==> flow/design.v <==
`default_nettype none
`timescale 1 ns / 1 ps
module ll_udp_skidbuffer #(
    parameter   REG_OUTPUT = 1,
    parameter   DATA_WIDTH = 64
)(
    input   wire                       i_clk,
    input   wire                       i_reset,
    input   wire                       i_valid,
    output  reg                        o_ready,    
    input   wire      [DATA_WIDTH-1:0] i_data,
	input   wire  [(DATA_WIDTH/8)-1:0] i_keep,
	input   wire                       i_last,
	input   wire                       i_user,
    output  reg                        o_valid,
	input   wire                       i_ready,
    output  reg       [DATA_WIDTH-1:0] o_data,
	output  reg   [(DATA_WIDTH/8)-1:0] o_keep,
	output  reg                        o_last,
	output  reg                        o_user
);
logic                      r_valid;
logic     [DATA_WIDTH-1:0] r_data;
logic [(DATA_WIDTH/8)-1:0] r_keep;
logic                      r_last;
logic                      r_user;
always_ff @(posedge i_clk) begin
    if (i_reset) begin
        r_valid <= 0;
    end
    else if ((i_valid && o_ready) && (o_valid && !i_ready)) begin
        r_valid <= 1;
    end
    else if (i_ready) begin
        r_valid <= 0;
    end
end
always_ff @(posedge i_clk) begin
    if (i_reset) begin
        r_data <= '0;
		r_keep <= '0;
		r_last <= 1'b0;
		r_user <= 1'b0;
	end
    else if((!REG_OUTPUT || i_valid) && o_ready) begin
        r_data <= i_data;
		r_keep <= i_keep;
		r_last <= i_last;
		r_user <= i_user;
    end
end
always_comb begin
    o_ready = !r_valid;
end
if (!REG_OUTPUT) begin : NET_OUTPUT
    always_comb begin
        o_valid = !i_reset && (i_valid || r_valid);
    end
    always_comb begin
        if (r_valid) begin
            o_data = r_data;
			o_keep = r_keep;
			o_last = r_last;
			o_user = r_user;
        end
        else if (i_valid) begin
            o_data = i_data;
			o_keep = i_keep;
			o_last = i_last;
			o_user = i_user;
        end
        else begin
            o_data = '0;
			o_keep = '0;
			o_last = 1'b0;
			o_user = 1'b0;
        end
    end
end
else begin : REG_OUT
    always @(posedge i_clk) begin
        if (i_reset) begin
            o_valid <= 0;
        end
        else if (!o_valid || i_ready) begin
            o_valid <= (i_valid || r_valid);
        end
    end
    always @(posedge i_clk) begin
        if (i_reset) begin
            o_data <= '0;
			o_keep <= '0;
			o_last <= 1'b0;
			o_user <= 1'b0;
        end
        else if (!o_valid || i_ready) begin
            if (r_valid) begin
                o_data <= r_data;
				o_keep <= r_keep;
				o_last <= r_last;
				o_user <= r_user;
            end
            else if (i_valid) begin
                o_data <= i_data;
				o_keep <= i_keep;
				o_last <= i_last;
				o_user <= i_user;
            end
            else begin
                o_data <= '0;
				o_keep <= '0;
				o_last <= 1'b0;
				o_user <= 1'b0;
            end
        end
    end
end
endmodule
`timescale 1 ns / 1 ps
module udp_ll_axis_reg_slice_64 (
  input  wire          aclk,
  input  wire          aresetn,
  input  wire          s_axis_tvalid,
  output wire          s_axis_tready,
  input  wire  [63:0]  s_axis_tdata,
  input  wire   [7:0]  s_axis_tkeep,
  input  wire          s_axis_tlast,
  input  wire          s_axis_tuser,
  output wire          m_axis_tvalid,
  input  wire          m_axis_tready,
  output wire  [63:0]  m_axis_tdata,
  output wire   [7:0]  m_axis_tkeep,
  output wire          m_axis_tlast,
  output wire          m_axis_tuser
);
ll_udp_skidbuffer #(
    .REG_OUTPUT (1),
    .DATA_WIDTH (64)
) slice_i (
    .i_clk   (aclk),
    .i_reset (!aresetn),
    .i_valid (s_axis_tvalid),
    .o_ready (s_axis_tready),
    .i_data  (s_axis_tdata),
    .i_keep  (s_axis_tkeep),
    .i_last  (s_axis_tlast),
    .i_user  (s_axis_tuser),
    .o_valid (m_axis_tvalid),
    .i_ready (m_axis_tready),
    .o_data  (m_axis_tdata),
    .o_keep  (m_axis_tkeep),
    .o_last  (m_axis_tlast),
    .o_user  (m_axis_tuser)
);
endmodule
module udp_ll_reg_slice_256 (
  input  wire          aclk,
  input  wire          aresetn,
  input  wire          s_axis_tvalid,
  output wire          s_axis_tready,
  input  wire [255:0]  s_axis_tdata,
  input  wire  [31:0]  s_axis_tkeep,
  input  wire          s_axis_tlast,
  input  wire          s_axis_tuser,
  output wire          m_axis_tvalid,
  input  wire          m_axis_tready,
  output wire [255:0]  m_axis_tdata,
  output wire  [31:0]  m_axis_tkeep,
  output wire          m_axis_tlast,
  output wire          m_axis_tuser
);
wire [79:0] used_q;
wire  [9:0] unused_keep;
wire        unused_last;
wire        unused_user;
ll_udp_skidbuffer #(
    .REG_OUTPUT (1),
    .DATA_WIDTH (80)
) slice_i (
    .i_clk   (aclk),
    .i_reset (!aresetn),
    .i_valid (s_axis_tvalid),
    .o_ready (s_axis_tready),
    .i_data  ({s_axis_tdata[80+:32], s_axis_tdata[0+:48]}),
    .i_keep  (10'd0),
    .i_last  (1'b0),
    .i_user  (1'b0),
    .o_valid (m_axis_tvalid),
    .i_ready (m_axis_tready),
    .o_data  (used_q),
    .o_keep  (unused_keep),
    .o_last  (unused_last),
    .o_user  (unused_user)
);
assign m_axis_tdata = {144'd0, used_q[48+:32], 32'd0, used_q[0+:48]};
assign m_axis_tkeep = 32'd0;
assign m_axis_tlast = 1'b0;
assign m_axis_tuser = 1'b0;
endmodule
`default_nettype none
`timescale 1 ns / 1 ps
module udp_tx (
    input  wire           ap_clk,
    input  wire           ap_rst_n,
    input  wire           s_axis_tx_data_tvalid,
    output logic          s_axis_tx_data_tready,
    input  wire   [63:0]  s_axis_tx_data_tdata,
    input  wire    [7:0]  s_axis_tx_data_tkeep,
    input  wire    [7:0]  s_axis_tx_data_tstrb,
    input  wire           s_axis_tx_data_tlast,
    input  wire           s_axis_tx_meta_tvalid,
    output wire           s_axis_tx_meta_tready,
    input  wire  [255:0]  s_axis_tx_meta_tdata,
    input  wire   [31:0]  s_axis_tx_meta_tkeep,
    input  wire   [31:0]  s_axis_tx_meta_tstrb,
    input  wire           s_axis_tx_meta_tlast,
    output logic          m_axis_iph_data_tvalid,
    input  wire           m_axis_iph_data_tready,
    output logic  [63:0]  m_axis_iph_data_tdata,
    output logic   [7:0]  m_axis_iph_data_tkeep,
    output logic          m_axis_iph_data_tlast,
    output logic          m_axis_iph_meta_tvalid,
    input  wire           m_axis_iph_meta_tready,
    output logic  [63:0]  m_axis_iph_meta_tdata,  
    output logic  [31:0]  datagrams_transmitted
);
typedef enum logic[1:0] {IDLE           = 2'b00,
                         WAIT_RDY       = 2'b01,
                         PROCESS_DATA   = 2'b10} udp_stateCoding_t;
udp_stateCoding_t state;
udp_stateCoding_t next_state;
logic             eof;
logic  [31:0]     dst_addr;
logic  [15:0]     dst_port;
logic  [31:0]     src_addr;
logic  [15:0]     src_port;
logic  [15:0]     length;
logic  [63:0]     store_header;
logic             axis_data_tvalid;
logic             axis_data_tready;
logic  [63:0]     axis_data_tdata;
logic   [7:0]     axis_data_tkeep;
logic             axis_data_tlast;
logic             axis_tx_meta_tready;
logic             axis_tx_meta_tvalid;
logic [255:0]     axis_tx_meta_tdata;
udp_ll_axis_reg_slice_64 tx_data_reg_slice (
  .aclk          (ap_clk),                  
  .aresetn       (ap_rst_n),             
  .s_axis_tvalid (s_axis_tx_data_tvalid), 
  .s_axis_tready (s_axis_tx_data_tready),
  .s_axis_tdata  (s_axis_tx_data_tdata),
  .s_axis_tkeep  (s_axis_tx_data_tkeep),
  .s_axis_tlast  (s_axis_tx_data_tlast),
  .s_axis_tuser  (1'b0),
  .m_axis_tvalid (axis_data_tvalid),
  .m_axis_tready (axis_data_tready),
  .m_axis_tdata  (axis_data_tdata),
  .m_axis_tkeep  (axis_data_tkeep),
  .m_axis_tlast  (axis_data_tlast),
  .m_axis_tuser  ()
);
udp_ll_reg_slice_256 tx_meta_reg_slice (
  .aclk          (ap_clk),                  
  .aresetn       (ap_rst_n),             
  .s_axis_tvalid (s_axis_tx_meta_tvalid), 
  .s_axis_tready (s_axis_tx_meta_tready),
  .s_axis_tdata  (s_axis_tx_meta_tdata),
  .s_axis_tkeep  (s_axis_tx_meta_tkeep),
  .s_axis_tlast  (s_axis_tx_meta_tlast),
  .s_axis_tuser  (1'b0),
  .m_axis_tvalid (axis_tx_meta_tvalid),
  .m_axis_tready (axis_tx_meta_tready),
  .m_axis_tdata  (axis_tx_meta_tdata),
  .m_axis_tkeep  (),
  .m_axis_tlast  (),
  .m_axis_tuser  ()
);
assign eof = axis_data_tlast && axis_data_tvalid && m_axis_iph_data_tready;
assign axis_tx_meta_tready = (state == IDLE) && m_axis_iph_meta_tready;
always_comb begin
    if (state == PROCESS_DATA) begin
        axis_data_tready = m_axis_iph_data_tready;
    end    
    else begin
        axis_data_tready = 1'b0;
    end
end
always_comb
begin
    next_state = state;
    case(state)
        IDLE: begin
            if (axis_tx_meta_tvalid && m_axis_iph_meta_tready) begin
                if (m_axis_iph_data_tready) begin
                    next_state = PROCESS_DATA;
                end
                else begin
                    next_state = WAIT_RDY;
                end
            end
        end
        WAIT_RDY: begin
            if ((store_header[32+:16] == 16'h0800) && m_axis_iph_data_tready) begin
                next_state = IDLE;
            end            
            else if (m_axis_iph_data_tready) begin
                next_state = PROCESS_DATA;
            end
        end
        PROCESS_DATA: begin
            if (eof) begin
                next_state = IDLE;
            end
        end        
        default : next_state  = IDLE;
    endcase
end
always_ff @(posedge ap_clk) begin
    if(!ap_rst_n) begin
        state <= IDLE;
    end
    else begin
        state <= next_state;
    end
end
assign dst_addr = axis_tx_meta_tdata[0+:32];
assign dst_port = {axis_tx_meta_tdata[32+:8], axis_tx_meta_tdata[40+:8]};
assign src_addr = axis_tx_meta_tdata[48+:32];
assign src_port = {axis_tx_meta_tdata[80+:8], axis_tx_meta_tdata[88+:8]};
assign length   = axis_tx_meta_tdata[96+:16] + 8;
assign m_axis_iph_meta_tdata  = {length, dst_addr};
assign m_axis_iph_meta_tvalid = axis_tx_meta_tvalid;
always_ff @(posedge ap_clk) begin
    if (axis_tx_meta_tvalid && (state == IDLE)) begin
        store_header <= {16'h0000, length[0+:8], length[8+:8], dst_port, src_port};
    end
end
always_comb
begin
    m_axis_iph_data_tdata = 32'd0;
    case (state)
        IDLE: begin
            m_axis_iph_data_tdata = {16'h0000, length[0+:8], length[8+:8], dst_port, src_port};            
        end
        WAIT_RDY: begin
            m_axis_iph_data_tdata = store_header;        
        end
        PROCESS_DATA: begin
            m_axis_iph_data_tdata = axis_data_tdata;
        end
        default: m_axis_iph_data_tdata = 32'd0;
    endcase
end
always_comb begin
    if (state == IDLE && next_state == IDLE) begin
        m_axis_iph_data_tvalid = 1'b0;
        m_axis_iph_data_tkeep  = '0;        
    end
    else if (state == IDLE && (next_state == WAIT_RDY || next_state == PROCESS_DATA)) begin
        m_axis_iph_data_tvalid = 1'b1;
        m_axis_iph_data_tkeep  = '1;
    end
    else if (state == WAIT_RDY) begin
        m_axis_iph_data_tvalid = 1'b1;
        m_axis_iph_data_tkeep  = '1;
    end   
    else begin
        m_axis_iph_data_tvalid = axis_data_tvalid;
        m_axis_iph_data_tkeep  = axis_data_tkeep;
    end
end
always_comb begin
    if (state != IDLE && next_state == IDLE) begin
        m_axis_iph_data_tlast = 1'b1;
    end
    else begin
        m_axis_iph_data_tlast = 1'b0;
    end
end
always_ff @(posedge ap_clk) begin
    if(!ap_rst_n) begin
        datagrams_transmitted <= 32'd0;
    end
    else if (state != IDLE && next_state == IDLE) begin
        datagrams_transmitted <= datagrams_transmitted + 1;
    end
end
endmodule
`default_nettype none
`timescale 1 ns / 1 ps
module tx_ipv4 (
    input  wire             ap_clk,
    input  wire             ap_rst_n,
    input  wire  [31:0]     local_ipv4_addr,
    input  wire   [7:0]     protocol,
    input  wire             s_axis_udp_tvalid,
    output logic            s_axis_udp_tready,
    input  wire  [63:0]     s_axis_udp_tdata,
    input  wire   [7:0]     s_axis_udp_tkeep,
    input  wire             s_axis_udp_tlast,
    input wire              udp_meta_valid,
    output logic            udp_meta_ready,
    input wire   [47:0]     udp_meta_data,
    output logic            m_axis_ip_data_tvalid,
    input  wire             m_axis_ip_data_tready,
    output logic [63:0]     m_axis_ip_data_tdata,
    output logic  [7:0]     m_axis_ip_data_tkeep,
    output logic            m_axis_ip_data_tuser,
    output logic            m_axis_ip_data_tlast
);
localparam VERSION = 4'h4;
localparam IHL = 4'h5;  
localparam TTL = 8'h40;
localparam HEADER_W0 = 0;
localparam HEADER_W1 = 1;
localparam HEADER_W2 = 2;
typedef enum logic[2:0] {IDLE            = 3'b000,
                         WAIT_RDY        = 3'b001,
                         IP_HEADER       = 3'b010,
                         PAYLOAD         = 3'b011,
                         LOAD_LAST       = 3'b100} ip_stateCoding_t;
ip_stateCoding_t state;
ip_stateCoding_t next_state;
logic            axis_data_tvalid;
logic            axis_data_tready;
logic   [63:0]   axis_data_tdata;
logic    [7:0]   axis_data_tkeep;
logic            axis_data_tlast;
logic            udp_tvalid_r;
logic    [1:0]   hdr_cnt;
logic    [1:0]   hdr_cnt_next;
logic   [15:0]   ip_length;
logic   [15:0]   ip_length_r;
logic   [31:0]   dst_ip_addr_mangled;
logic   [95:0]   shift_ip_payload;
logic   [11:0]   shift_ip_keep;
logic   [95:0]   next_shift_ip_payload;
logic   [11:0]   next_shift_ip_keep;  
logic            eof;
logic            sop;
udp_ll_axis_reg_slice_64 tx_ipv4_reg_slice (
  .aclk          (ap_clk),                  
  .aresetn       (ap_rst_n),             
  .s_axis_tvalid (axis_data_tvalid), 
  .s_axis_tready (axis_data_tready),
  .s_axis_tdata  (axis_data_tdata),
  .s_axis_tkeep  (axis_data_tkeep),
  .s_axis_tlast  (axis_data_tlast),
  .s_axis_tuser  (1'b0),
  .m_axis_tvalid (m_axis_ip_data_tvalid),
  .m_axis_tready (m_axis_ip_data_tready),
  .m_axis_tdata  (m_axis_ip_data_tdata),
  .m_axis_tkeep  (m_axis_ip_data_tkeep),
  .m_axis_tlast  (m_axis_ip_data_tlast),
  .m_axis_tuser  (m_axis_ip_data_tuser)
);
always_ff @(posedge ap_clk) begin
    if ((state == IDLE) || (next_state == IDLE)) begin
        udp_meta_ready <= 1'b1;
    end
    else begin
        udp_meta_ready <= 1'b0;
    end
end
assign eof = s_axis_udp_tlast && s_axis_udp_tvalid && axis_data_tready;
assign ip_length = udp_meta_data[32+:16] + 20;
always_ff @(posedge ap_clk) begin
    if (udp_meta_valid && (state == IDLE)) begin
        ip_length_r <= ip_length;
        dst_ip_addr_mangled <= {udp_meta_data[0+:8], udp_meta_data[8+:8], udp_meta_data[16+:8], udp_meta_data[24+:8]};
    end
end
assign sop = (hdr_cnt == HEADER_W2) && (hdr_cnt_next == 2'h3);
always_comb
begin
    next_state = state;
    case(state)
        IDLE: begin
            if (udp_meta_valid) begin
                if (axis_data_tready) begin
                    next_state = IP_HEADER;
                end
                else begin
                    next_state = WAIT_RDY;
                end
            end
        end
        WAIT_RDY: begin
            if (axis_data_tready) begin
                next_state = IP_HEADER;
            end      
        end
        IP_HEADER: begin
            if (hdr_cnt_next == 2'h3 && s_axis_udp_tvalid && axis_data_tready) begin
                if (s_axis_udp_tlast) begin
                    next_state = LOAD_LAST;
                end
                else begin
                    next_state = PAYLOAD;
                end
            end
        end
        PAYLOAD: begin
            if (eof) begin
                if (s_axis_udp_tkeep[4] == 0) begin
                    next_state = IDLE;
                end
                else begin
                    next_state = LOAD_LAST;
                end
            end
        end
        LOAD_LAST: begin
            if (axis_data_tready) begin
                next_state = IDLE;
            end                   
        end
    default : next_state  = IDLE;
  endcase         
end
always_ff @(posedge ap_clk) begin
    if(!ap_rst_n) begin
        state <= IDLE;
    end
    else begin
        state <= next_state;
    end
end
always_ff @(posedge ap_clk) begin
    case (next_state)
        IDLE: begin
            hdr_cnt <= 2'b00;
        end    
        IP_HEADER: begin
            if (axis_data_tvalid && axis_data_tready) begin
                hdr_cnt <= hdr_cnt_next;
            end
        end
        PAYLOAD: begin
            hdr_cnt <= 2'b11;
        end
        LOAD_LAST: begin
            hdr_cnt <= 2'b11;
        end        
        default: hdr_cnt <= 2'b00;
    endcase    
end
assign hdr_cnt_next = hdr_cnt + 'd1;
always_ff @(posedge ap_clk) begin
    if (sop) begin
        shift_ip_payload[64+:32] <= s_axis_udp_tdata[32+:32];
        shift_ip_keep[8+:4]      <= s_axis_udp_tkeep[4+:4];
        udp_tvalid_r     <= s_axis_udp_tvalid;
    end
    else if (s_axis_udp_tvalid && axis_data_tready) begin
        shift_ip_payload[64+:32] <= next_shift_ip_payload[64+:32];
        shift_ip_keep[8+:4]      <= next_shift_ip_keep[8+:4];
        udp_tvalid_r     <= 1'b1;
    end
end
assign next_shift_ip_payload = {s_axis_udp_tdata, shift_ip_payload[64+:32]};
assign next_shift_ip_keep    = {s_axis_udp_tkeep, shift_ip_keep[8+:4]};
always_comb begin
    axis_data_tdata   = 32'd0;
    axis_data_tkeep   = 4'h0;
    s_axis_udp_tready = 1'b0;
    axis_data_tvalid  = 1'b0;       
    case (state)
        IDLE: begin
            axis_data_tdata   = {32'h00000000, ip_length[0+:8], ip_length[8+:8], 8'h00, VERSION, IHL};
            axis_data_tkeep   = 8'hFF;
            s_axis_udp_tready = 1'b0;
            axis_data_tvalid  =  udp_meta_valid;           
        end
        WAIT_RDY: begin
            axis_data_tdata   = {32'h00000000, ip_length_r[0+:8], ip_length_r[8+:8], 8'h00, VERSION, IHL};
            axis_data_tkeep   = 8'hFF;
            s_axis_udp_tready = 1'b0;
            axis_data_tvalid  =  1'b1;              
        end
        IP_HEADER: begin
            case (hdr_cnt)
                HEADER_W1: begin
                    axis_data_tdata   = {local_ipv4_addr, 16'h0000, protocol, TTL};
                    axis_data_tkeep   = 8'hFF;
                    s_axis_udp_tready = 1'b0;
                    axis_data_tvalid  =  1'b1;
                end
                HEADER_W2: begin
                    axis_data_tdata = {s_axis_udp_tdata[0+:32], dst_ip_addr_mangled};
                    axis_data_tkeep[0+:4] = 4'hF;
                    axis_data_tkeep[4+:4] = s_axis_udp_tkeep[0+:4];
                    s_axis_udp_tready     = axis_data_tready; 
                    axis_data_tvalid      = s_axis_udp_tvalid;
                end
            endcase
        end
        PAYLOAD: begin
            axis_data_tdata   = next_shift_ip_payload[0+:64];
            axis_data_tkeep   = next_shift_ip_keep[0+:8];
            s_axis_udp_tready = axis_data_tready;
            axis_data_tvalid  = udp_tvalid_r && s_axis_udp_tvalid;  
        end
        LOAD_LAST: begin
            axis_data_tdata[0+:32]  = shift_ip_payload[64+:32];
            axis_data_tdata[32+:32] = 32'h00000000;
            axis_data_tkeep[0+:4]   = shift_ip_keep[8+:4];
            axis_data_tkeep[4+:4]   = 4'h0;
            s_axis_udp_tready       = 1'b0;  
            axis_data_tvalid        = udp_tvalid_r;  
        end        
        default: begin
            axis_data_tdata   = 32'd0;
            axis_data_tkeep   = 4'h0;
            s_axis_udp_tready = 1'b0;
            axis_data_tvalid  = 1'b0;          
        end
    endcase
end
assign axis_data_tlast = (state != IDLE) && (next_state == IDLE);
endmodule
`default_nettype none
`timescale 1 ns / 1 ps
module udp_ipv4_tx (
    input  wire             ap_clk,
    input  wire             ap_rst_n,
    input  wire  [31:0]     my_ip_addr,
    input  wire   [7:0]     ip_protocol,
    input  wire             s_axis_tx_meta_tvalid,
    output wire             s_axis_tx_meta_tready,
    input  wire [255:0]     s_axis_tx_meta_tdata,
    input  wire             s_axis_tx_data_tvalid,
    output wire             s_axis_tx_data_tready,
    input  wire  [63:0]     s_axis_tx_data_tdata,
    input  wire   [7:0]     s_axis_tx_data_tkeep,
    input  wire             s_axis_tx_data_tlast,
    output wire             m_axis_tx_data_tvalid,
    input  wire             m_axis_tx_data_tready,
    output wire   [63:0]    m_axis_tx_data_tdata,
    output wire    [7:0]    m_axis_tx_data_tkeep,
    output wire             m_axis_tx_data_tlast,
    output wire   [31:0]    datagrams_transmitted
);
wire            tx_udp2ip_data_tvalid;
wire            tx_udp2ip_data_tready;
wire [63:0]     tx_udp2ip_data_tdata;
wire  [7:0]     tx_udp2ip_data_tkeep;
wire            tx_udp2ip_data_tlast;
wire            tx_udp2ip_meta_tvalid;
wire [63:0]     tx_udp2ip_meta_tdata;
wire            tx_udp2ip_meta_tready;
udp_tx udp_tx_i (
    .ap_clk                       (ap_clk),
    .ap_rst_n                     (ap_rst_n),
    .s_axis_tx_data_tvalid        (s_axis_tx_data_tvalid),
    .s_axis_tx_data_tready        (s_axis_tx_data_tready),
    .s_axis_tx_data_tdata         (s_axis_tx_data_tdata),
    .s_axis_tx_data_tkeep         (s_axis_tx_data_tkeep),
    .s_axis_tx_data_tstrb         (8'h00),
    .s_axis_tx_data_tlast         (s_axis_tx_data_tlast),
    .s_axis_tx_meta_tvalid        (s_axis_tx_meta_tvalid),
    .s_axis_tx_meta_tready        (s_axis_tx_meta_tready),
    .s_axis_tx_meta_tdata         (s_axis_tx_meta_tdata),
    .s_axis_tx_meta_tkeep         (32'h00000000),
    .s_axis_tx_meta_tstrb         (32'h00000000),
    .s_axis_tx_meta_tlast         (1'b0),
    .m_axis_iph_data_tvalid       (tx_udp2ip_data_tvalid),
    .m_axis_iph_data_tready       (tx_udp2ip_data_tready),
    .m_axis_iph_data_tdata        (tx_udp2ip_data_tdata),
    .m_axis_iph_data_tkeep        (tx_udp2ip_data_tkeep),
    .m_axis_iph_data_tlast        (tx_udp2ip_data_tlast),
    .m_axis_iph_meta_tvalid       (tx_udp2ip_meta_tvalid),
    .m_axis_iph_meta_tready       (tx_udp2ip_meta_tready),
    .m_axis_iph_meta_tdata        (tx_udp2ip_meta_tdata),
    .datagrams_transmitted        (datagrams_transmitted)
);
tx_ipv4 tx_ipv4_i (
    .ap_clk                  (ap_clk),
    .ap_rst_n                (ap_rst_n),
    .local_ipv4_addr         (my_ip_addr),
    .protocol                (ip_protocol),
    .s_axis_udp_tvalid       (tx_udp2ip_data_tvalid),
    .s_axis_udp_tready       (tx_udp2ip_data_tready),
    .s_axis_udp_tdata        (tx_udp2ip_data_tdata),
    .s_axis_udp_tkeep        (tx_udp2ip_data_tkeep),
    .s_axis_udp_tlast        (tx_udp2ip_data_tlast),
    .udp_meta_valid          (tx_udp2ip_meta_tvalid),
    .udp_meta_ready          (tx_udp2ip_meta_tready),
    .udp_meta_data           (tx_udp2ip_meta_tdata[47:0]),
    .m_axis_ip_data_tvalid   (m_axis_tx_data_tvalid),
    .m_axis_ip_data_tready   (m_axis_tx_data_tready),
    .m_axis_ip_data_tdata    (m_axis_tx_data_tdata),
    .m_axis_ip_data_tkeep    (m_axis_tx_data_tkeep),
    .m_axis_ip_data_tuser    (),
    .m_axis_ip_data_tlast    (m_axis_tx_data_tlast)
);
endmodule
# Reports on udp_ipv4_tx
# The steps from the RTL of udp_ipv4_tx to its reports follow in flow order.
# Lines are those of the file above, counted from 1.
# Library cell names are shortened.
# The mark n/a stands for no value.
[inputs]
top = "udp_ipv4_tx"
clk_port = "ap_clk"
library = "sky130hd"
corner = "tt_025C_1v80"

# After elaboration
# Counts by Yosys on the flattened word-level netlist (proc, flatten, opt, wreduce; memories kept). Register bits leave out memories and registers merged into their read ports (data or address). Print and check cells are left out. Cells with the same type and inputs are merged into one.
[bits]
reg_bits = 631
inputBits = 374
word_cells = 173
[classes]
n_addsub = 4
n_eq = 16
muxes = 64
reduce_logical = 58
[op_table]
columns = ["operator", "n"]
rows = [
  ["two-way mux 64 bit", 4],
  ["parallel mux 64 bit (select 3 bit)", 1],
  ["two-way mux 80 bit", 2],
  ["parallel mux 64 bit (select 2 bit)", 1],
  ["parallel mux 32 bit (select 4 bit)", 1],
  ["parallel mux 32 bit (select 2 bit)", 1],
  ["two-way mux 32 bit", 2],
  ["two-way mux 8 bit", 7],
  ["adder 32 x 1 -> 32 bit (second input constant)", 1],
  ["logical AND 1 bit", 27],
  ["parallel mux 4 bit (select 3 bit)", 2],
  ["two-way mux 3 bit", 7],
  ["two-way mux 1 bit", 19],
  ["== test 16 x 12 -> 1 bit (second input constant)", 1],
  ["adder 16 x 4 -> 16 bit (second input constant)", 1],
  ["adder 16 x 5 -> 16 bit (second input constant)", 1],
  ["parallel mux 3 bit (select 5 bit)", 1],
  ["two-way mux 2 bit", 7],
  ["== test 3 x 2 -> 1 bit (second input constant)", 4],
  ["two-way mux 4 bit", 3],
  ["nonzero test 2 bit", 5],
  ["logical NOT 1 bit", 9],
  ["logical OR 1 bit", 8],
  ["== test 2 bit (second input constant)", 4],
  ["OR reduction 2 bit", 4],
  ["parallel mux 4 bit (select 2 bit)", 1],
  ["== test 2 x 1 -> 1 bit (second input constant)", 3],
  ["== test 3 bit (second input constant)", 2],
]
# Not listed: further kinds 10, cells in them 13.

# Logic depth
# Longest topological path by Yosys (ltp), each cell counted once; first at word level (registers and memories cut), then after technology mapping (sequential cells cut; the memories' decode and read muxes count).
[depth]
depth_word = 19
ABC_AREA = 1
depth_mapped = 20

# Mapped cells and area
# The flow's flattened synthesis, as Yosys stat reports it; memories are mapped. The netlist is that of the ABC_AREA named above (0 if unset); the other value can give another one.
# Totals and module areas in this step are rounded.
[mapped]
stdcells = 3058
mapped_area_um2 = 25400
seqArea_um2 = 14000
flip_flops = 631
[by_type]
columns = ["cell_type", "n", "type_area_um2"]
rows = [
  ["dfxtp_1", 496, 9.93E+03],
  ["edfxtp_1", 135, 4.05E+03],
  ["nand2_1", 862, 3.24E+03],
  ["a21oi_1", 417, 2.09E+03],
  ["o21ai_0", 254, 1.27E+03],
  ["a31oi_1", 119, 744.464],
  ["clkbuf_1", 169, 634.358],
  ["nor2_1", 133, 499.229],
  ["inv_1", 114, 427.91],
  ["nand3_1", 80, 400.384],
  ["a311oi_1", 38, 332.819],
  ["a22oi_1", 29, 217.709],
  ["a22o_1", 21, 183.926],
  ["xor2_1", 14, 122.618],
  ["nor3_1", 21, 105.101],
  ["ha_1", 8, 100.096],
  ["nand4_1", 16, 100.096],
  ["o221ai_1", 11, 96.342],
]
# Not listed: further types 29, cells in them 121.

# Path before layout
# Source: OpenSTA report_checks on the synthesized netlist (no wires, ideal clock, input and output delay 20% of the period each), path of least setup slack; recovery checks are left aside. Register names are those of the netlist, which keeps one name where synthesis merged equal registers.
[synth_timing]
path_kind = "register to register"
startpoint = "register tx_ipv4_i.state[0]"
endpoint = "register tx_ipv4_i.hdr_cnt[0]"
period_ns = 5.0
setup_ns = 0.300
t_first_pin_ns = 0.000
t_arrival_ns = 3.554
slack_ns = 1.145
delay_ns = 3.854
driving_pins = 13
path_buffers = 1
synth_period_reached_ns = 3.855
# "delay_ns" is the arrival time less input delay plus setup time.
# "driving_pins": output pins that drive a net of the path, with the launching flip-flop's if there is one; two outputs of one cell count as two.
# "synth_period_reached_ns" = period - worst setup slack (recovery checks aside). The figure is calculated, with input and output delays left at 20% of the set period.
# The rows between start and end are the longest chain of elaborated cells between them; the timing report does not say that the signal goes this way. Where chains are equally long, one stands for them.
# A line is the first line of the expression or statement that the cell stems from. Yosys adds cells for indexed reads and writes and turns some case tables into memories.
# At most two assigning lines are given for a register; there are more.
# Only ways into the end's enable, where the timed path ends, are counted here.
[synth_via]
cell_sequence = "dfxtp_1 nor2_2 inv_2 nor2_2 inv_2 nor2_1 nor2_1 nand2_1 nor2_1 nand2_2 nand2_2 buf_2 nand3_1"
elab_chain_len = 16
cone_cells = 44
cone_classes = "eq/ne: 8; mux: 22; reduce/logical: 14"
[synth_rtl]
columns = ["item", "line_no", "rtl"]
rows = [
  ["start, declared", 423, "ip_stateCoding_t state;"],
  ["start, assigned", 524, "state <= IDLE;"],
  ["start, assigned", 527, "state <= next_state;"],
  ["== test 3 x 2 -> 1 bit", 569, "case (state)"],
  ["parallel mux 1 bit (select 2 bit)", 569, ""],
  ["logical AND 1 bit", 279, "assign eof = axis_data_tlast && axis_data_tvalid && m_axis_iph_data_tready;"],
  ["two-way mux 2 bit", 312, "if (eof) begin"],
  ["parallel mux 2 bit (select 3 bit)", 292, "case(state)"],
  ["== test 2 x 1 -> 1 bit", 360, "else if (state == IDLE && (next_state == WAIT_RDY || next_state == PROCESS_DATA)) begin"],
  ["logical OR 1 bit", 360, ""],
  ["logical AND 1 bit", 360, ""],
  ["two-way mux 1 bit", 360, ""],
  ["two-way mux 1 bit", 356, "if (state == IDLE && next_state == IDLE) begin"],
  ["logical AND 1 bit x2", 466, "assign eof = s_axis_udp_tlast && s_axis_udp_tvalid && axis_data_tready;"],
  ["two-way mux 3 bit", 505, "if (eof) begin"],
  ["parallel mux 3 bit (select 5 bit)", 478, "case(state)"],
  ["== test 3 x 2 -> 1 bit", 531, "case (next_state)"],
  ["!= test 2 x 1 -> 1 bit", "n/a", ""],
  ["end, assigned", 533, "hdr_cnt <= 2'b00;"],
  ["end, assigned", 537, "hdr_cnt <= hdr_cnt_next;"],
  ["end, declared", 431, "logic    [1:0]   hdr_cnt;"],
]

# Timing after layout
# Path of least setup slack in the final report of job 1 (OpenROAD, finished layout, wires in). Where an end is a register, its clock arrival counts in the times.
[layout_timing]
path_kind = "register to register"
startpoint = "register tx_ipv4_i.tx_ipv4_reg_slice.slice_i.r_valid"
endpoint = "register tx_ipv4_i.tx_ipv4_reg_slice.slice_i.r_last"
period_ns = 6.34
setup_ns = 0.08
t_first_pin_ns = 0.60
t_arrival_ns = 4.51
slack_ns = 2.35
driving_pins = 16
path_buffers = 2
# The rows between start and end are the longest chain of elaborated cells between them; the timing report does not say that the signal goes this way. Where chains are equally long, one stands for them.
# At most two assigning lines are given for a register; there are more.
[layout_via]
cell_sequence = "dfxtp_1 clkbuf_1 inv_1 nand3_1 o21ai_2 a21oi_1 ha_1 inv_1 nor2_2 buf_2 nor3_1 a21oi_1 nand2_1 nor2_1 nand4_1 a21oi_1"
elab_chain_len = 17
cone_cells = 42
cone_classes = "eq/ne: 2; mux: 24; reduce/logical: 16"
[layout_rtl]
columns = ["item", "line_no", "rtl"]
rows = [
  ["start, declared", 22, "logic                      r_valid;"],
  ["start, assigned", 29, "r_valid <= 0;"],
  ["start, assigned", 32, "r_valid <= 1;"],
  ["logical NOT 1 bit", 53, "o_ready = !r_valid;"],
  ["two-way mux 1 bit", 583, "case (hdr_cnt)"],
  ["parallel mux 1 bit (select 2 bit)", 569, "case (state)"],
  ["logical AND 1 bit", 279, "assign eof = axis_data_tlast && axis_data_tvalid && m_axis_iph_data_tready;"],
  ["two-way mux 2 bit", 312, "if (eof) begin"],
  ["parallel mux 2 bit (select 3 bit)", 292, "case(state)"],
  ["== test 2 x 1 -> 1 bit", 360, "else if (state == IDLE && (next_state == WAIT_RDY || next_state == PROCESS_DATA)) begin"],
  ["[2 not listed]", "n/a", ""],
  ["two-way mux 1 bit", 360, ""],
  ["two-way mux 1 bit", 356, "if (state == IDLE && next_state == IDLE) begin"],
  ["logical AND 1 bit x2", 466, "assign eof = s_axis_udp_tlast && s_axis_udp_tvalid && axis_data_tready;"],
  ["two-way mux 3 bit", 505, "if (eof) begin"],
  ["parallel mux 3 bit (select 5 bit)", 478, "case(state)"],
  ["logical NOT 3 bit", 621, "assign axis_data_tlast = (state != IDLE) && (next_state == IDLE);"],
  ["logical AND 1 bit", 621, ""],
  ["end, assigned", 42, "r_last <= 1'b0;"],
  ["end, assigned", 48, "r_last <= i_last;"],
  ["end, declared", 25, "logic                      r_last;"],
]

# Settings and measured results of 6 stored flow runs for module udp_ipv4_tx (sky130hd), not sorted in any way. The constraints put input and output delay at 20% of the set period each and load the outputs with 0.01 pF.
# "clock_period_reached_ns" means the clock period less the worst setup slack. The figure is calculated, with input and output delays left at 20% of the set period.
# "timing.worst_path_ns": the worst setup path's part of the clock period (all of it between registers, 20% less for each end at a port) less its slack. A launch clock that arrives late makes it longer, a capture clock that arrives late makes it shorter.
# "final_power_mw" rests on the timing tool's default activity at the inputs, not on a simulated workload.
# The measured numbers are rounded.

[[run]]
name = "job 1"
[run.settings]
ABC_AREA = 1
GPL_TIMING_DRIVEN = 0
HOLD_SLACK_MARGIN = 0.1
MAX_ROUTING_LAYER = "met4"
SETUP_SLACK_MARGIN = -0.27
SLEW_MARGIN = 35
TNS_END_PERCENT = 90
period_ns = 6.34
CAP_MARGIN = 20
CORE_MARGIN = 2
CORE_UTILIZATION = 40
[run.results]
final_hold_ws_ns = 0.428
synthArea_um2 = 25400
final_power_mw = 11.0
ws_setup_ns = 2.35
clock_period_reached_ns = 3.986
die_footprint_um2 = 65500
timing.worst_path_ns = 3.99
worst_path_kind = "register to register"
final_cell_area_um2 = 32000

[[run]]
name = "job 2"
[run.settings]
ABC_AREA = 1
CAP_MARGIN = 15
CELL_PAD_IN_SITES_DETAIL_PLACEMENT = 0
CELL_PAD_IN_SITES_GLOBAL_PLACEMENT = 2
CORE_ASPECT_RATIO = 1.24
CORE_UTILIZATION = 45
CTS_CLUSTER_DIAMETER = 100
CTS_CLUSTER_SIZE = 31
GPL_ROUTABILITY_DRIVEN = 1
MAX_ROUTING_LAYER = "met4"
MIN_ROUTING_LAYER = "met1"
PLACE_DENSITY_LB_ADDON = 0.26
SETUP_SLACK_MARGIN = 1.12
SLEW_MARGIN = 5
TNS_END_PERCENT = 35
period_ns = 4.05
CORE_MARGIN = 2
[run.results]
timing.worst_path_ns = 3.03
worst_path_kind = "register to register"
final_hold_ws_ns = 0.434
die_footprint_um2 = 58300
synthArea_um2 = 25400
final_power_mw = 14.1
clock_period_reached_ns = 3.027
ws_setup_ns = 1.02
final_cell_area_um2 = 30700

[[run]]
name = "job 3"
[run.settings]
ABC_AREA = 1
CAP_MARGIN = 15
CELL_PAD_IN_SITES_DETAIL_PLACEMENT = 0
CELL_PAD_IN_SITES_GLOBAL_PLACEMENT = 2
CORE_ASPECT_RATIO = 1.24
CORE_UTILIZATION = 71
CTS_CLUSTER_DIAMETER = 100
CTS_CLUSTER_SIZE = 31
GPL_ROUTABILITY_DRIVEN = 0
MAX_ROUTING_LAYER = "met4"
MIN_ROUTING_LAYER = "met1"
PLACE_DENSITY_LB_ADDON = 0.26
SETUP_SLACK_MARGIN = 1.12
TNS_END_PERCENT = 35
period_ns = 4.05
CORE_MARGIN = 2
SLEW_MARGIN = 20
[run.results]
outcome = "not finished: placement ended with error FLW-0024"

[[run]]
name = "job 4"
[run.settings]
ABC_AREA = 1
CELL_PAD_IN_SITES_GLOBAL_PLACEMENT = 3
CORE_MARGIN = 4
CORE_UTILIZATION = 32
MAX_ROUTING_LAYER = "met4"
MIN_ROUTING_LAYER = "met1"
PLACE_DENSITY = 0.93
SETUP_SLACK_MARGIN = 0.51
period_ns = 3.1
CAP_MARGIN = 20
SLEW_MARGIN = 20
[run.results]
synthArea_um2 = 25400
final_cell_area_um2 = 33700
die_footprint_um2 = 83900
final_power_mw = 24.0
final_hold_ws_ns = 0.429
clock_period_reached_ns = 3.029
timing.worst_path_ns = 3.03
worst_path_kind = "register to register"
ws_setup_ns = 0.071

[[run]]
name = "job 5"
[run.settings]
CORE_UTILIZATION = 40
PLACE_DENSITY = 0.6
SETUP_SLACK_MARGIN = 0.44
period_ns = 4.33
CAP_MARGIN = 20
CORE_MARGIN = 2
SLEW_MARGIN = 20
[run.results]
final_hold_ws_ns = 0.428
clock_period_reached_ns = 3.709
final_cell_area_um2 = 31600
timing.worst_path_ns = 3.71
worst_path_kind = "register to register"
ws_setup_ns = 0.621
synthArea_um2 = 25500
final_power_mw = 15.0
die_footprint_um2 = 65800

[[run]]
name = "job 6"
[run.settings]
ABC_AREA = 0
CTS_CLUSTER_SIZE = 41
GPL_ROUTABILITY_DRIVEN = 1
GPL_TIMING_DRIVEN = 0
MAX_ROUTING_LAYER = "met4"
SETUP_SLACK_MARGIN = -0.27
SLEW_MARGIN = 35
TNS_END_PERCENT = 90
period_ns = 5.82
CAP_MARGIN = 20
CORE_MARGIN = 2
CORE_UTILIZATION = 40
[run.results]
final_cell_area_um2 = 31900
final_power_mw = 11.1
timing.worst_path_ns = 4.31
worst_path_kind = "register to register"
clock_period_reached_ns = 4.313
ws_setup_ns = 1.51
synthArea_um2 = 25500
die_footprint_um2 = 65800
final_hold_ws_ns = 0.428
